==> flow/design.v <==
module count_fifo #(   
    parameter DATA_WIDTH = 8,
    parameter FIFO_DEPTH = 4
) (
    input logic clk,
    input logic rst,
    input logic wr_en,
    input logic rd_en,
    input logic [DATA_WIDTH-1:0] wdata,
    output logic [DATA_WIDTH-1:0] rdata,
    output logic full,
    output logic empty
);
  localparam ADDR_WIDTH = $clog2(FIFO_DEPTH);
  logic [DATA_WIDTH-1:0] fifo_mem[FIFO_DEPTH];
  logic [ADDR_WIDTH-1:0] write_ptr, read_ptr;
  logic [ADDR_WIDTH:0] fifo_count;
  always_ff @(posedge clk) begin
    if (rst) begin
      write_ptr  <= 0;
      read_ptr   <= 0;
      fifo_count <= 0;
    end else begin
      case ({
        wr_en, rd_en
      })
        2'b10:   fifo_count <= fifo_count + 1;
        2'b01:   fifo_count <= fifo_count - 1;
        default: fifo_count <= fifo_count;
      endcase
      if (wr_en && !full) begin
        fifo_mem[write_ptr] <= wdata;
        write_ptr <= write_ptr + 1;
      end
      if (rd_en && !empty) begin
        rdata <= fifo_mem[read_ptr];
        read_ptr <= read_ptr + 1;
      end
    end
  end
  assign full  = (fifo_count == FIFO_DEPTH);
  assign empty = (fifo_count == 0);
endmodule
module le_fifo #(
    parameter DATA_WIDTH = 8,
    parameter FIFO_DEPTH = 4
) (
    input logic clk,
    input logic rst,
    input logic wr_en,
    input logic rd_en,
    input logic [DATA_WIDTH-1:0] wdata,
    output logic [DATA_WIDTH-1:0] rdata,
    output logic full,
    output logic empty
);
  localparam ADDR_WIDTH = $clog2(FIFO_DEPTH);
  logic [DATA_WIDTH-1:0] fifo_mem[FIFO_DEPTH];
  logic [ADDR_WIDTH-1:0] write_ptr, read_ptr;
  always_ff @(posedge clk) begin
    if (rst) begin
      write_ptr <= 0;
      read_ptr  <= 0;
    end else begin
      if (wr_en && !full) begin
        fifo_mem[write_ptr] <= wdata;
        write_ptr <= write_ptr + 1;
      end
      if (rd_en && !empty) begin
        rdata <= fifo_mem[read_ptr];
        read_ptr <= read_ptr + 1;
      end
    end
  end
  assign full  = ((write_ptr + 1'b1) == read_ptr);
  assign empty = (write_ptr == read_ptr);
endmodule
module wbit_fifo #(
    parameter DATA_WIDTH = 8,
    parameter FIFO_DEPTH = 4
) (
    input logic clk,
    input logic rst,
    input logic wr_en,
    input logic rd_en,
    input logic [DATA_WIDTH-1:0] wdata,
    output logic [DATA_WIDTH-1:0] rdata,
    output logic full,
    output logic empty
);
  localparam ADDR_WIDTH = $clog2(FIFO_DEPTH);
  logic [DATA_WIDTH-1:0] fifo_mem[FIFO_DEPTH];
  logic [ADDR_WIDTH:0] write_ptr, read_ptr;
  logic wrap_around;
  always_ff @(posedge clk) begin
    if (rst) begin
      write_ptr <= 0;
      read_ptr  <= 0;
    end else begin
      if (wr_en && !full) begin
        fifo_mem[write_ptr[ADDR_WIDTH-1:0]] <= wdata;
        write_ptr <= write_ptr + 1;
      end
      if (rd_en && !empty) begin
        rdata <= fifo_mem[read_ptr[ADDR_WIDTH-1:0]];
        read_ptr <= read_ptr + 1;
      end
    end
  end
  assign wrap_around = (write_ptr[ADDR_WIDTH] ^ read_ptr[ADDR_WIDTH]);
  assign full = wrap_around & (write_ptr[ADDR_WIDTH-1:0] == read_ptr[ADDR_WIDTH-1:0]);
  assign empty = (write_ptr == read_ptr);
endmodule
module uart_tx #(
    parameter DATA_WIDTH = 8,
    parameter FIFO_DEPTH = 16
) (
    input logic clk_i,
    input logic rst_ni,
    input logic [15:0] baud_div_i,
    input logic tx_we_i,      
    input logic tx_en_i,      
    input logic [DATA_WIDTH-1:0] din_i,  
    output logic empty_o,   
    output logic full_o,    
    output logic tx_bit_o   
);
  localparam COUNTER_WIDTH = $clog2(DATA_WIDTH);
  logic                     rd_en;   
  logic [   DATA_WIDTH-1:0] data;   
  logic [   DATA_WIDTH-1:0] data_q;   
  logic [COUNTER_WIDTH-1:0] bit_counter;   
  logic [             15:0] baud_counter;   
  typedef enum logic [1:0] {
    IDLE,            
    SENDING_START,   
    SENDING_DATA,    
    SENDING_STOP     
  } state_t;
  state_t state, next_state;
  wbit_fifo #(
      .DATA_WIDTH(DATA_WIDTH),
      .FIFO_DEPTH(FIFO_DEPTH)
  ) tx_buffer (
      .clk  (clk_i),
      .rst  (!rst_ni),
      .wr_en(tx_we_i),
      .rd_en(rd_en),
      .wdata(din_i),
      .rdata(data),
      .full (full_o),
      .empty(empty_o)
  );
  always_comb begin
    next_state = state;
    rd_en = 1'b0;   
    unique case (state)
      IDLE: begin
        if (tx_en_i && !empty_o) begin
          rd_en = 1'b1;
          next_state = SENDING_START;
        end
      end
      SENDING_START: begin
        if (baud_counter == baud_div_i - 1) begin
          next_state = SENDING_DATA;
        end
      end
      SENDING_DATA: begin
        if (baud_counter == baud_div_i - 1 && bit_counter == DATA_WIDTH - 1) begin
          next_state = SENDING_STOP;
        end
      end
      SENDING_STOP: begin
        if (baud_counter == baud_div_i - 1) begin
          if (tx_en_i && !empty_o) begin
            rd_en = 1'b1;
            next_state = SENDING_START;
          end else begin
            next_state = IDLE;
          end
        end
      end
    endcase
    case (state)
      IDLE:          tx_bit_o = 1'b1;
      SENDING_START: tx_bit_o = 1'b0;
      SENDING_DATA:  tx_bit_o = data_q[bit_counter];
      SENDING_STOP:  tx_bit_o = 1'b1;
      default:       tx_bit_o = 1'b1;
    endcase
  end
  always_ff @(posedge clk_i or negedge rst_ni) begin
    if (!rst_ni) begin
      state <= IDLE;
      baud_counter <= 0;
      bit_counter <= 0;
      data_q <= '1;
    end else begin
      state <= next_state;
      if (state == IDLE) begin
        baud_counter <= 0;
      end else if (baud_counter == baud_div_i - 1) begin
        baud_counter <= 0;
      end else begin
        baud_counter <= baud_counter + 1;
      end
      if (baud_counter == baud_div_i - 1) begin
        case (state)
          IDLE: begin
            bit_counter <= 0;
          end
          SENDING_START: begin
            bit_counter <= 0;
            data_q <= data;
          end
          SENDING_DATA: begin
            if (bit_counter < DATA_WIDTH - 1) begin
              bit_counter <= bit_counter + 1;
            end
          end
          SENDING_STOP: begin
            bit_counter <= 0;
          end
          default: ;
        endcase
      end
    end
  end
endmodule
module uart_rx #(
    parameter DATA_WIDTH = 8,
    parameter FIFO_DEPTH = 16
) (
    input logic        clk_i,        
    input logic        rst_ni,       
    input logic [15:0] baud_div_i,   
    input logic        rx_re_i,      
    input logic        rx_en_i,      
    input logic        rx_bit_i,     
    output logic [DATA_WIDTH-1:0] dout_o,   
    output logic                  full_o,   
    output logic                  empty_o   
);
  localparam COUNTER_WIDTH = $clog2(DATA_WIDTH + 1);
  logic [   DATA_WIDTH-1:0] rx_data_reg;   
  logic [COUNTER_WIDTH-1:0] bit_counter;   
  logic [             15:0] baud_counter;   
  typedef enum logic [1:0] {
    IDLE,   
    START_BIT,   
    DATA_BITS,   
    STOP_BIT   
  } state_t;
  state_t state, next_state;
  logic mid_tick;
  logic end_tick;
  logic rx_we;
  assign mid_tick = (baud_counter == (baud_div_i >> 1));
  assign end_tick = (baud_counter == baud_div_i);
  wbit_fifo #(
      .DATA_WIDTH(DATA_WIDTH),
      .FIFO_DEPTH(FIFO_DEPTH)
  ) rx_buffer (
      .clk  (clk_i),
      .rst  (!rst_ni),
      .wr_en(rx_we),
      .rd_en(rx_re_i),
      .wdata(rx_data_reg),
      .rdata(dout_o),
      .full (full_o),
      .empty(empty_o)
  );
  assign rx_we = (state == STOP_BIT) && end_tick;
  always_comb begin
    next_state = state;
    unique case (state)
      IDLE: begin
        if (rx_en_i && !rx_bit_i && !full_o) begin
          next_state = START_BIT;
        end
      end
      START_BIT: begin
        if (mid_tick) begin
          if (!rx_bit_i) begin
            next_state = DATA_BITS;
          end else begin
            next_state = IDLE;
          end
        end
      end
      DATA_BITS: begin
        if (mid_tick && bit_counter == DATA_WIDTH - 1) begin
          next_state = STOP_BIT;
        end
      end
      STOP_BIT: begin
        if (mid_tick) begin
          if (rx_bit_i == 1'b1) begin
            next_state = IDLE;
          end
        end
      end
    endcase
  end
  always_ff @(posedge clk_i or negedge rst_ni) begin
    if (!rst_ni) begin
      state    <= IDLE;
      baud_counter <= '0;
      bit_counter <= '0;
      rx_data_reg <= '0;
    end else begin
      state <= next_state;
      if (state == IDLE || end_tick) begin
        baud_counter <= '0;
      end else begin
        baud_counter <= baud_counter + 1'b1;
      end
      if (mid_tick) begin
        if (state == DATA_BITS) begin
          rx_data_reg[bit_counter] <= rx_bit_i;
          if (bit_counter < DATA_WIDTH - 1) begin
            bit_counter <= bit_counter + 1'b1;
          end
        end else if (state == START_BIT) begin
          bit_counter <= '0;
        end
      end
    end
  end
endmodule
module uart #(
    parameter DATA_WIDTH = 8,
    parameter FIFO_DEPTH = 16
) (
    input  logic        clk_i,        
    input  logic        rst_ni,       
    input  logic        stb_i,        
    input  logic [ 1:0] adr_i,        
    input  logic [ 3:0] byte_sel_i,   
    input  logic        we_i,         
    input  logic [31:0] dat_i,        
    output logic [31:0] dat_o,        
    input  logic        uart_rx_i,    
    output logic        uart_tx_o     
);
  logic                                                                                                               [          15:0] baud_div_reg;   
  logic                                                                                                                                tx_en_reg;   
  logic                                                                                                                                rx_en_reg;   
  logic                                                                                                                                tx_full_o;   
  logic                                                                                                                                tx_empty_o;   
  logic                                                                                                                                rx_full_o;   
  logic                                                                                                                                rx_empty_o;   
  logic                                                                                                                                rx_frame_error;   
  logic                                                                                                                                tx_we_o;   
  logic                                                                                                                                rx_re_o;   
  logic                                                                                                               [DATA_WIDTH-1:0] dout_o;   
  logic                                                                                                               [          31:0] rdata;
  logic                                                                                                                                rd_state;
  assign rx_frame_error = 1'b0;
  enum logic [1:0] {UART_BAUD_ADDR = 2'b00, UART_CTRL_ADDR = 2'b01, UART_STATUS_ADDR = 2'b10, UART_DATA_ADDR = 2'b11}                  uart_reg_e;
  uart_tx #(
      .DATA_WIDTH(DATA_WIDTH),
      .FIFO_DEPTH(FIFO_DEPTH)
  ) uart_tx_inst (
      .clk_i     (clk_i),
      .rst_ni    (rst_ni),
      .baud_div_i(baud_div_reg),
      .tx_we_i   (tx_we_o),
      .tx_en_i   (tx_en_reg),
      .din_i     (dat_i[DATA_WIDTH-1:0]),
      .full_o    (tx_full_o),
      .empty_o   (tx_empty_o),
      .tx_bit_o  (uart_tx_o)
  );
  uart_rx #(
      .DATA_WIDTH(DATA_WIDTH),
      .FIFO_DEPTH(FIFO_DEPTH)
  ) uart_rx_inst (
      .clk_i     (clk_i),
      .rst_ni    (rst_ni),
      .baud_div_i(baud_div_reg),
      .rx_re_i   (rx_re_o),
      .rx_en_i   (rx_en_reg),
      .dout_o    (dout_o),
      .full_o    (rx_full_o),
      .empty_o   (rx_empty_o),
      .rx_bit_i  (uart_rx_i)
  );
  always_ff @(posedge clk_i) begin
    if (!rst_ni) begin
      baud_div_reg <= 16'd0;
      tx_en_reg    <= 1'b0;
      rx_en_reg    <= 1'b0;
    end else if (stb_i && we_i) begin
      unique case (adr_i)
        UART_BAUD_ADDR: begin
          if (byte_sel_i[0] || byte_sel_i[1]) baud_div_reg <= dat_i[15:0];
        end
        UART_CTRL_ADDR: begin
          if (byte_sel_i[0]) begin
            tx_en_reg <= dat_i[0];
            rx_en_reg <= dat_i[1];
          end
        end
        default: ;   
      endcase
    end
  end
  always_comb begin
    tx_we_o = 1'b0;
    rx_re_o = 1'b0;
    if (stb_i) begin
      unique case (adr_i)
        UART_DATA_ADDR: begin
          if (we_i) begin
            tx_we_o = ~tx_full_o;
          end else begin
            rx_re_o = ~rx_empty_o;
          end
        end
        default: ;
      endcase
    end
  end
  always_ff @(posedge clk_i) begin
    if (!rst_ni) begin
      rdata <= '0;
      rd_state <= '0;
    end else begin
      rdata <= rdata;
      rd_state <= stb_i && adr_i == UART_DATA_ADDR && !we_i && !rx_empty_o;
      if (stb_i) begin
        unique case (adr_i)
          UART_BAUD_ADDR:   rdata <= {16'b0, baud_div_reg};
          UART_CTRL_ADDR:   rdata <= {29'b0, rx_en_reg, tx_en_reg};
          UART_STATUS_ADDR: rdata <= {27'b0, rx_frame_error, rx_empty_o, rx_full_o, tx_empty_o, tx_full_o};
          default:          rdata <= '0;
        endcase
      end
    end
  end
  assign dat_o = rd_state ? {{(32 - DATA_WIDTH) {1'b0}}, dout_o} : rdata;
endmodule
Reports on uart
Module uart before and after one edit of its RTL, step after step.
Lines under "before" count in the file above, lines under "after" in the edited file.
"diff": "after" minus "before" as printed here. "change_rel_pct": 100 x difference / "before".
Cell names lack the library's common part.
{"block": "design", "top": "uart", "clock": "clk_i", "cell_library": "sky130hd", "corner": "tt_025C_1v80"}

Diff
The edit as a unified diff against the file above.
A script made this edit. It changes what the design does and was not meant as an optimisation.
begin of diff
@@ -341,8 +341,10 @@
     input  logic        we_i,         
     input  logic [31:0] dat_i,        
-    output logic [31:0] dat_o,        
+    output logic [31:0] dat_o_pad,        
     input  logic        uart_rx_i,    
     output logic        uart_tx_o     
 );
+  logic [31:0] dat_o;
+  always_ff @(posedge clk_i) dat_o_pad <= dat_o;
   logic                                                                                                               [          15:0] baud_div_reg;   
   logic                                                                                                                                tx_en_reg;   
end of diff

Word-level counts
Source: Yosys, flattened and elaborated, memories not mapped. Widths are those after wreduce. Registers that Yosys merges into a memory's read port (data or address) are not register bits. Print and check cells do not count.
Yosys's memory passes give these memory sizes; they may raise the number of words (mostly to a power of two), join words into wider ones and drop unused or constant bits.
{"block": "op_classes", "item": "n_mux", "before": 45, "after": 45, "diff": 0, "change_rel_pct": 0.00}
{"block": "op_classes", "item": "shifts", "before": 3, "after": 3, "diff": 0, "change_rel_pct": 0.00}
{"block": "op_classes", "item": "equal", "before": 29, "after": 29, "diff": 0, "change_rel_pct": 0.00}
{"block": "op_classes", "item": "reduce_and_logical", "before": 40, "after": 40, "diff": 0, "change_rel_pct": 0.00}
{"block": "op_classes", "item": "bitwise", "before": 9, "after": 9, "diff": 0, "change_rel_pct": 0.00}
{"block": "op_classes", "item": "n_cmp", "before": 2, "after": 2, "diff": 0, "change_rel_pct": 0.00}
{"block": "op_classes", "item": "n_addsub", "before": 10, "after": 10, "diff": 0, "change_rel_pct": 0.00}
{"block": "ops", "operator": "8-bit two-way mux", "before": 4, "after": 5, "diff": 1, "change_rel_pct": 25.00}
{"block": "ops", "operator": "32-bit two-way mux", "before": 1, "after": 0, "diff": -1, "change_rel_pct": -100.00}
{"block": "ops", "operator": "1-bit logical AND", "before": 14, "after": 14, "diff": 0, "change_rel_pct": 0.00}
{"block": "ops", "operator": "1-bit two-way mux", "before": 13, "after": 13, "diff": 0, "change_rel_pct": 0.00}
{"block": "ops", "operator": "2-bit two-way mux", "before": 10, "after": 10, "diff": 0, "change_rel_pct": 0.00}
{"block": "ops", "operator": "2-bit by 1-bit != test with 1-bit output (second input constant)", "before": 9, "after": 9, "diff": 0, "change_rel_pct": 0.00}
{"block": "ops", "operator": "4-bit two-way mux", "before": 7, "after": 7, "diff": 0, "change_rel_pct": 0.00}
{"block": "ops", "operator": "2-bit == test (second input constant)", "before": 6, "after": 6, "diff": 0, "change_rel_pct": 0.00}
{"block": "ops", "operator": "1-bit zero test", "before": 6, "after": 6, "diff": 0, "change_rel_pct": 0.00}
{"block": "ops", "operator": "5-bit by 1-bit adder with 5-bit output (second input constant)", "before": 4, "after": 4, "diff": 0, "change_rel_pct": 0.00}
{"block": "ops", "operator": "2-bit AND reduction", "before": 4, "after": 4, "diff": 0, "change_rel_pct": 0.00}
{"block": "ops", "operator": "3-bit AND reduction", "before": 4, "after": 4, "diff": 0, "change_rel_pct": 0.00}
{"block": "ops", "operator": "2-bit by 1-bit == test with 1-bit output (second input constant)", "before": 3, "after": 3, "diff": 0, "change_rel_pct": 0.00}
{"block": "ops", "operator": "2-bit zero test", "before": 3, "after": 3, "diff": 0, "change_rel_pct": 0.00}
{"block": "ops", "operator": "16-bit two-way mux", "before": 3, "after": 3, "diff": 0, "change_rel_pct": 0.00}
{"block": "ops", "operator": "16-bit by 1-bit adder with 16-bit output (second input constant)", "before": 2, "after": 2, "diff": 0, "change_rel_pct": 0.00}
{"block": "ops", "operator": "1-bit bitwise AND", "before": 2, "after": 2, "diff": 0, "change_rel_pct": 0.00}
{"block": "ops", "operator": "4-bit == test", "before": 2, "after": 2, "diff": 0, "change_rel_pct": 0.00}
{"block": "ops", "operator": "5-bit == test", "before": 2, "after": 2, "diff": 0, "change_rel_pct": 0.00}
{"block": "ops", "operator": "1-bit logical OR", "before": 2, "after": 2, "diff": 0, "change_rel_pct": 0.00}
{"block": "ops", "operator": "2-bit != test (second input constant)", "before": 2, "after": 2, "diff": 0, "change_rel_pct": 0.00}
{"block": "ops", "operator": "1-bit inverter", "before": 2, "after": 2, "diff": 0, "change_rel_pct": 0.00}
{"block": "ops", "operator": "1-bit parallel mux with 3-bit select", "before": 2, "after": 2, "diff": 0, "change_rel_pct": 0.00}
{"block": "ops", "operator": "2-bit parallel mux with 4-bit select", "before": 2, "after": 2, "diff": 0, "change_rel_pct": 0.00}
{"block": "ops", "operator": "2-bit nonzero test", "before": 2, "after": 2, "diff": 0, "change_rel_pct": 0.00}
{"block": "ops", "operator": "2-bit OR reduction", "before": 2, "after": 2, "diff": 0, "change_rel_pct": 0.00}
{"block": "ops", "operator": "1-bit XOR", "before": 2, "after": 2, "diff": 0, "change_rel_pct": 0.00}
{"block": "ops", "operator": "3-bit by 1-bit adder with 3-bit output (second input constant)", "before": 1, "after": 1, "diff": 0, "change_rel_pct": 0.00}
The list need not be complete.
{"block": "bits", "item": "clocked_rd_ports_x_width", "before": 16, "after": 16, "diff": 0, "change_rel_pct": 0.00}
{"block": "bits", "item": "mem_count", "before": 2, "after": 2, "diff": 0, "change_rel_pct": 0.00}
{"block": "bits", "item": "register_bits", "before": 130, "after": 130, "diff": 0, "change_rel_pct": 0.00}
{"block": "bits", "item": "elab_cells", "before": 157, "after": 159, "diff": 2, "change_rel_pct": 1.27}
{"block": "bits", "item": "ram_bits", "before": 256, "after": 256, "diff": 0, "change_rel_pct": 0.00}
{"block": "bits", "item": "out_inout_bits", "before": 33, "after": 33, "diff": 0, "change_rel_pct": 0.00}
{"block": "memory_table", "item": "mem_shapes", "before": "uart_rx_inst.rx_buffer.fifo_mem 16 x 8 bit 1R1W; uart_tx_inst.tx_buffer.fifo_mem 16 x 8 bit 1R1W", "after": "uart_rx_inst.rx_buffer.fifo_mem 16 x 8 bit 1R1W; uart_tx_inst.tx_buffer.fifo_mem 16 x 8 bit 1R1W"}

Depth
Depth = most cells in a row (Yosys ltp): at word level without a register or memory, in the mapped netlist without a sequential cell, where the memories' decode and read muxes count.
{"block": "depth", "item": "depth_word", "before": 9, "after": 9, "diff": 0, "change_rel_pct": 0.00}
{"block": "depth", "item": "ABC_AREA", "before": "0", "after": "0"}
{"block": "depth", "item": "depth_mapped", "before": 14, "after": 13, "diff": -1, "change_rel_pct": -7.14}
{"block": "depth", "item": "mapped_depth_nobuf", "before": 10, "after": 10, "diff": 0, "change_rel_pct": 0.00}

Synthesis result
Source: synth_stat.txt of the flow (Yosys; design flattened, memories mapped). It holds for the ABC_AREA given above (unset counts as 0); a run with the other value may have another netlist.
{"block": "types", "cell": "nor2_1", "before": 84, "after": 119, "diff": 35, "change_rel_pct": 41.67}
{"block": "types", "cell": "a21boi_0", "before": 20, "after": 0, "diff": -20, "change_rel_pct": -100.00}
{"block": "types", "cell": "a21oi_1", "before": 26, "after": 43, "diff": 17, "change_rel_pct": 65.38}
{"block": "types", "cell": "dfxtp_1", "before": 55, "after": 71, "diff": 16, "change_rel_pct": 29.09}
{"block": "types", "cell": "and2_1", "before": 19, "after": 3, "diff": -16, "change_rel_pct": -84.21}
{"block": "types", "cell": "xor2_1", "before": 31, "after": 46, "diff": 15, "change_rel_pct": 48.39}
{"block": "types", "cell": "nor2b_1", "before": 36, "after": 22, "diff": -14, "change_rel_pct": -38.89}
{"block": "types", "cell": "xnor2_1", "before": 67, "after": 54, "diff": -13, "change_rel_pct": -19.40}
{"block": "types", "cell": "clkbuf_1", "before": 59, "after": 47, "diff": -12, "change_rel_pct": -20.34}
{"block": "types", "cell": "mux2_2", "before": 17, "after": 9, "diff": -8, "change_rel_pct": -47.06}
{"block": "types", "cell": "buf_2", "before": 3, "after": 11, "diff": 8, "change_rel_pct": 266.67}
{"block": "types", "cell": "mux2_1", "before": 0, "after": 8, "diff": 8}
{"block": "types", "cell": "mux2i_1", "before": 15, "after": 8, "diff": -7, "change_rel_pct": -46.67}
{"block": "types", "cell": "nand3_1", "before": 35, "after": 29, "diff": -6, "change_rel_pct": -17.14}
{"block": "types", "cell": "nor3_1", "before": 11, "after": 6, "diff": -5, "change_rel_pct": -45.45}
{"block": "types", "cell": "nand2b_1", "before": 8, "after": 3, "diff": -5, "change_rel_pct": -62.50}
{"block": "types", "cell": "inv_1", "before": 29, "after": 25, "diff": -4, "change_rel_pct": -13.79}
{"block": "types", "cell": "nand4_1", "before": 22, "after": 18, "diff": -4, "change_rel_pct": -18.18}
The list need not be complete.
{"block": "synth_totals", "item": "flip_flops", "before": 390, "after": 406, "diff": 16, "change_rel_pct": 4.10}
{"block": "synth_totals", "item": "area_mm2", "before": 0.0172078, "after": 0.0172603, "diff": 0.0000525, "change_rel_pct": 0.31}
{"block": "synth_totals", "item": "cells", "before": 1211, "after": 1197, "diff": -14, "change_rel_pct": -1.16}
{"block": "synth_totals", "item": "buffers", "before": 92, "after": 88, "diff": -4, "change_rel_pct": -4.35}
By module: a second synthesis without flattening, with its own total; a netlist apart from the flattened one above.
{"block": "hier_totals", "item": "cells_unflattened", "before": 1260, "after": 1276, "diff": 16, "change_rel_pct": 1.27}
{"block": "hier_totals", "item": "hier_area_mm2", "before": 0.0178646, "after": 0.0181849, "diff": 0.0003203, "change_rel_pct": 1.79}
Each row is one instance without its submodules.
{"block": "by_module_before", "mod": "wbit_fifo", "instances": 2, "mod_area_mm2": 0.005992, "mod_seq_area_mm2": 0.0042841, "cells": 315}
{"block": "by_module_before", "mod": "uart_tx", "instances": 1, "mod_area_mm2": 0.002132, "mod_seq_area_mm2": 0.000787, "cells": 223}
{"block": "by_module_before", "mod": "uart_rx", "instances": 1, "mod_area_mm2": 0.0019819, "mod_seq_area_mm2": 0.000802, "cells": 208}
{"block": "by_module_before", "mod": "uart", "instances": 1, "mod_area_mm2": 0.0017667, "mod_seq_area_mm2": 0.0007007, "cells": 199}
{"block": "by_module_after", "mod": "wbit_fifo", "instances": 2, "mod_area_mm2": 0.005992, "mod_seq_area_mm2": 0.0042841, "cells": 315}
{"block": "by_module_after", "mod": "uart_tx", "instances": 1, "mod_area_mm2": 0.002132, "mod_seq_area_mm2": 0.000787, "cells": 223}
{"block": "by_module_after", "mod": "uart", "instances": 1, "mod_area_mm2": 0.002087, "mod_seq_area_mm2": 0.001021, "cells": 215}
{"block": "by_module_after", "mod": "uart_rx", "instances": 1, "mod_area_mm2": 0.0019819, "mod_seq_area_mm2": 0.000802, "cells": 208}

Timing after synthesis
OpenSTA on the mapped netlist: ideal clock, no wires. The path of least setup slack (recovery checks aside). Input and output delay are each 20% of the period. Register names are those of the netlist, which keeps one name where synthesis merged equal registers.
{"block": "synth_timing", "item": "kind", "before": "in2reg", "after": "in2reg"}
{"block": "synth_timing", "item": "from", "before": "input port adr_i[1]", "after": "input port adr_i[1]"}
{"block": "synth_timing", "item": "to", "before": "memory uart_tx_inst.tx_buffer.fifo_mem[0][0]", "after": "memory uart_tx_inst.tx_buffer.fifo_mem[0][0]"}
{"block": "synth_timing", "item": "delay_ns", "before": 1.770, "after": 1.976, "diff": 0.206, "change_rel_pct": 11.64}
{"block": "synth_timing", "item": "clock_period_ns", "before": 10.0, "after": 10.0, "diff": 0.0, "change_rel_pct": 0.00}
{"block": "synth_timing", "item": "slack_ns", "before": 6.230, "after": 6.024, "diff": -0.206}
{"block": "synth_timing", "item": "driving_pins", "before": 5, "after": 6, "diff": 1, "change_rel_pct": 20.00}
{"block": "synth_timing", "item": "input_delay_ns", "before": 2.000, "after": 2.000, "diff": 0.000, "change_rel_pct": 0.00}
{"block": "synth_timing", "item": "t_arrival_ns", "before": 3.400, "after": 3.606, "diff": 0.206, "change_rel_pct": 6.06}
{"block": "synth_timing", "item": "period_less_setup_slack_ns", "before": 3.77, "after": 3.976, "diff": 0.206, "change_rel_pct": 5.46}
"delay_ns" = arrival - input delay + setup time.
"driving_pins": output pins that drive a net of the path, with the launching flip-flop's if there is one; two outputs of one cell count as two.
"period_less_setup_slack_ns" = period - worst setup slack (recovery checks aside). The figure is calculated, with input and output delays left at 20% of the set period.
Between the ends stands the longest chain of elaborated cells between them, by number of cells; it is not shown to be the way that was timed. Of several equally long chains one is given.
A line is the first line of the expression or statement that the cell stems from. Yosys adds cells for indexed reads and writes and turns some case tables into memories.
before: The path ends at the enable pin of a flip-flop; only ways to that pin are counted.
{"block": "synth_between_before", "path_cell_list": "clkbuf_1 > and3_1 > o211ai_1 > or3_1 > nor2_1", "elab_chain_cells": 6, "cone_cells": 8, "classes_between": "1 x eq/ne; 6 x mux; 1 x reduce/logical"}
{"block": "synth_rtl_before", "item": "from (decl)", "line_no": 339, "rtl": "input  logic [ 1:0] adr_i,"}
{"block": "synth_rtl_before", "item": "2-bit == test", "line_no": 414, "rtl": "unique case (adr_i)"}
{"block": "synth_rtl_before", "item": "1-bit two-way mux", "line_no": 414}
{"block": "synth_rtl_before", "item": "1-bit two-way mux", "line_no": 413, "rtl": "if (stb_i) begin"}
{"block": "synth_rtl_before", "item": "1-bit logical AND", "line_no": 100, "rtl": "if (wr_en && !full) begin"}
{"block": "synth_rtl_before", "item": "4-bit two-way mux", "line_no": 100}
{"block": "synth_rtl_before", "item": "4-bit two-way mux", "line_no": 96, "rtl": "if (rst) begin"}
{"block": "synth_rtl_before", "item": "to (decl)", "line_no": 92, "rtl": "logic [DATA_WIDTH-1:0] fifo_mem[FIFO_DEPTH];"}
after: The path ends at the enable pin of a flip-flop; only ways to that pin are counted.
{"block": "synth_between_after", "path_cell_list": "clkbuf_1 > inv_1 > or3_1 > clkbuf_1 > or3_1 > nor2_1", "elab_chain_cells": 6, "cone_cells": 8, "classes_between": "1 x eq/ne; 6 x mux; 1 x reduce/logical"}
{"block": "synth_rtl_after", "item": "from (decl)", "line_no": 339, "rtl": "input  logic [ 1:0] adr_i,"}
{"block": "synth_rtl_after", "item": "2-bit == test", "line_no": 416, "rtl": "unique case (adr_i)"}
{"block": "synth_rtl_after", "item": "1-bit two-way mux", "line_no": 416}
{"block": "synth_rtl_after", "item": "1-bit two-way mux", "line_no": 415, "rtl": "if (stb_i) begin"}
{"block": "synth_rtl_after", "item": "1-bit logical AND", "line_no": 100, "rtl": "if (wr_en && !full) begin"}
{"block": "synth_rtl_after", "item": "4-bit two-way mux", "line_no": 100}
{"block": "synth_rtl_after", "item": "4-bit two-way mux", "line_no": 96, "rtl": "if (rst) begin"}
{"block": "synth_rtl_after", "item": "to (decl)", "line_no": 92, "rtl": "logic [DATA_WIDTH-1:0] fifo_mem[FIFO_DEPTH];"}

Timing after layout
Path of least setup slack in the final report of each run of pair 1 (OpenROAD, finished layout, wires in). Where an end is a register, its clock arrival counts in the times.
{"block": "layout_timing", "item": "kind", "before": "reg2reg", "after": "reg2out"}
{"block": "layout_timing", "item": "from", "before": "register baud_div_reg[0]", "after": "register uart_tx_inst.bit_counter[0]"}
{"block": "layout_timing", "item": "to", "before": "register uart_tx_inst.tx_buffer.rdata[7]", "after": "output port uart_tx_o"}
{"block": "layout_timing", "item": "slack_ns", "before": 0.55, "after": 0.98, "diff": 0.43}
{"block": "layout_timing", "item": "t_arrival_ns", "before": 4.30, "after": 2.73, "diff": -1.57, "change_rel_pct": -36.51}
{"block": "layout_timing", "item": "clock_period_ns", "before": 4.63, "after": 4.63, "diff": 0.00, "change_rel_pct": 0.00}
{"block": "layout_timing", "item": "driving_pins", "before": 11, "after": 5, "diff": -6, "change_rel_pct": -54.55}
Between the ends stands the longest chain of elaborated cells between them, by number of cells; it is not shown to be the way that was timed. Of several equally long chains one is given.
A register here has more assigning lines than the two given.
{"block": "layout_between_before", "path_cell_list": "dfxtp_1 > inv_1 > ha_1 > or4b_2 > nor4_1 > mux2i_1 > mux2i_1 > nand4b_1 > or4b_1 > o21ai_2 > and2_1", "elab_chain_cells": 6, "cone_cells": 6, "classes_between": "1 x add/sub; 1 x eq/ne; 2 x mux; 2 x reduce/logical"}
{"block": "layout_rtl_before", "item": "from (decl)", "line_no": 347, "rtl": "logic ..."}
{"block": "layout_rtl_before", "item": "from (assign)", "line_no": 392, "rtl": "baud_div_reg <= 16'd0;"}
{"block": "layout_rtl_before", "item": "from (assign)", "line_no": 398, "rtl": "if (byte_sel_i[0] || byte_sel_i[1]) baud_div_reg <= dat_i[15:0];"}
{"block": "layout_rtl_before", "item": "16-bit by 1-bit subtractor with 17-bit output", "line_no": 175, "rtl": "if (baud_counter == baud_div_i - 1) begin"}
{"block": "layout_rtl_before", "item": "16-bit by 32-bit == test with 1-bit output", "line_no": 175}
{"block": "layout_rtl_before", "item": "1-bit two-way mux", "line_no": 175}
{"block": "layout_rtl_before", "item": "1-bit parallel mux with 3-bit select", "line_no": 157, "rtl": "unique case (state)"}
{"block": "layout_rtl_before", "item": "1-bit logical AND", "line_no": 104, "rtl": "if (rd_en && !empty) begin"}
{"block": "layout_rtl_before", "item": "2-bit AND reduction"}
{"block": "layout_rtl_before", "item": "to (decl)", "line_no": 87, "rtl": "output logic [DATA_WIDTH-1:0] rdata,"}
{"block": "layout_between_after", "path_cell_list": "dfrtp_1 > mux4_2 > mux2_2 > a211o_1 > clkdlybuf4s50_1", "elab_chain_cells": 2, "cone_cells": 2, "cone_lines": 2, "classes_between": "1 x shift; 1 x mux"}
{"block": "layout_rtl_after", "item": "from (decl)", "line_no": 132, "rtl": "logic [COUNTER_WIDTH-1:0] bit_counter;"}
{"block": "layout_rtl_after", "item": "from (assign)", "line_no": 197, "rtl": "bit_counter <= 0;"}
{"block": "layout_rtl_after", "item": "from (assign)", "line_no": 219, "rtl": "bit_counter <= bit_counter + 1;"}
{"block": "layout_rtl_after", "item": "8-bit by 3-bit variable part select with 1-bit output", "line_no": 188, "rtl": "SENDING_DATA:  tx_bit_o = data_q[bit_counter];"}
{"block": "layout_rtl_after", "item": "1-bit parallel mux with 3-bit select", "line_no": 185, "rtl": "case (state)"}
{"block": "layout_rtl_after", "item": "to (decl)", "line_no": 345, "rtl": "output logic        uart_tx_o"}

Measured runs
Runs of the flow (Yosys, OpenROAD) on both versions; the two runs of a pair have the same settings. The constraints put input and output delay at 20% of the set period each and load the outputs with 0.01 pF.
{"block": "settings_pair_1", "CORE_UTILIZATION": 40, "PLACE_DENSITY": 0.6, "period_ns": 4.63, "CAP_MARGIN": 20, "CORE_MARGIN": 2, "SLEW_MARGIN": 20}
{"block": "measured_pair_1", "item": "total_negative_slack_ns", "before": 0.000, "after": 0.000, "diff": 0.000}
{"block": "measured_pair_1", "item": "finish.utilization_frac", "before": 0.462, "after": 0.454, "diff": -0.008}
{"block": "measured_pair_1", "item": "setup_worst_slack_ns", "before": 0.551, "after": 0.976, "diff": 0.425}
{"block": "measured_pair_1", "item": "dieArea_mm2", "before": 0.0446942, "after": 0.0448275, "diff": 0.0001333, "change_rel_pct": 0.30}
{"block": "measured_pair_1", "item": "totalPower_uw", "before": 8073, "after": 7994, "diff": -79, "change_rel_pct": -0.98}
{"block": "measured_pair_1", "item": "post_synth_area_mm2", "before": 0.0172078, "after": 0.0172603, "diff": 0.0000525, "change_rel_pct": 0.31}
{"block": "measured_pair_1", "item": "period_less_ws_ns", "before": 4.079, "after": 3.654, "diff": -0.425, "change_rel_pct": -10.42}
{"block": "settings_pair_2", "CAP_MARGIN": 25, "CELL_PAD_IN_SITES_DETAIL_PLACEMENT": 1, "CORE_MARGIN": 8, "CORE_UTILIZATION": 27, "GPL_ROUTABILITY_DRIVEN": 1, "GPL_TIMING_DRIVEN": 1, "MAX_ROUTING_LAYER": "met4", "PLACE_DENSITY_LB_ADDON": 0.13, "SETUP_SLACK_MARGIN": 0.28, "TNS_END_PERCENT": 45, "period_ns": 4.16, "SLEW_MARGIN": 20}
{"block": "measured_pair_2", "item": "total_negative_slack_ns", "before": 0.000, "after": 0.000, "diff": 0.000}
{"block": "measured_pair_2", "item": "finish.utilization_frac", "before": 0.322, "after": 0.32, "diff": -0.002}
{"block": "measured_pair_2", "item": "setup_worst_slack_ns", "before": 0.509, "after": 0.636, "diff": 0.127}
{"block": "measured_pair_2", "item": "dieArea_mm2", "before": 0.0720654, "after": 0.0722723, "diff": 0.0002069, "change_rel_pct": 0.29}
{"block": "measured_pair_2", "item": "totalPower_uw", "before": 9375, "after": 9263, "diff": -112, "change_rel_pct": -1.19}
{"block": "measured_pair_2", "item": "post_synth_area_mm2", "before": 0.0172078, "after": 0.0172603, "diff": 0.0000525, "change_rel_pct": 0.31}
{"block": "measured_pair_2", "item": "period_less_ws_ns", "before": 3.651, "after": 3.524, "diff": -0.127, "change_rel_pct": -3.48}
"period_less_ws_ns": clock period set for the run, less the worst setup slack. It is reckoned from that one timing run; input and output delays stay at 20% of the period that was set.
"totalPower_uw": no workload was simulated; the value follows from the tool's default switching activity.
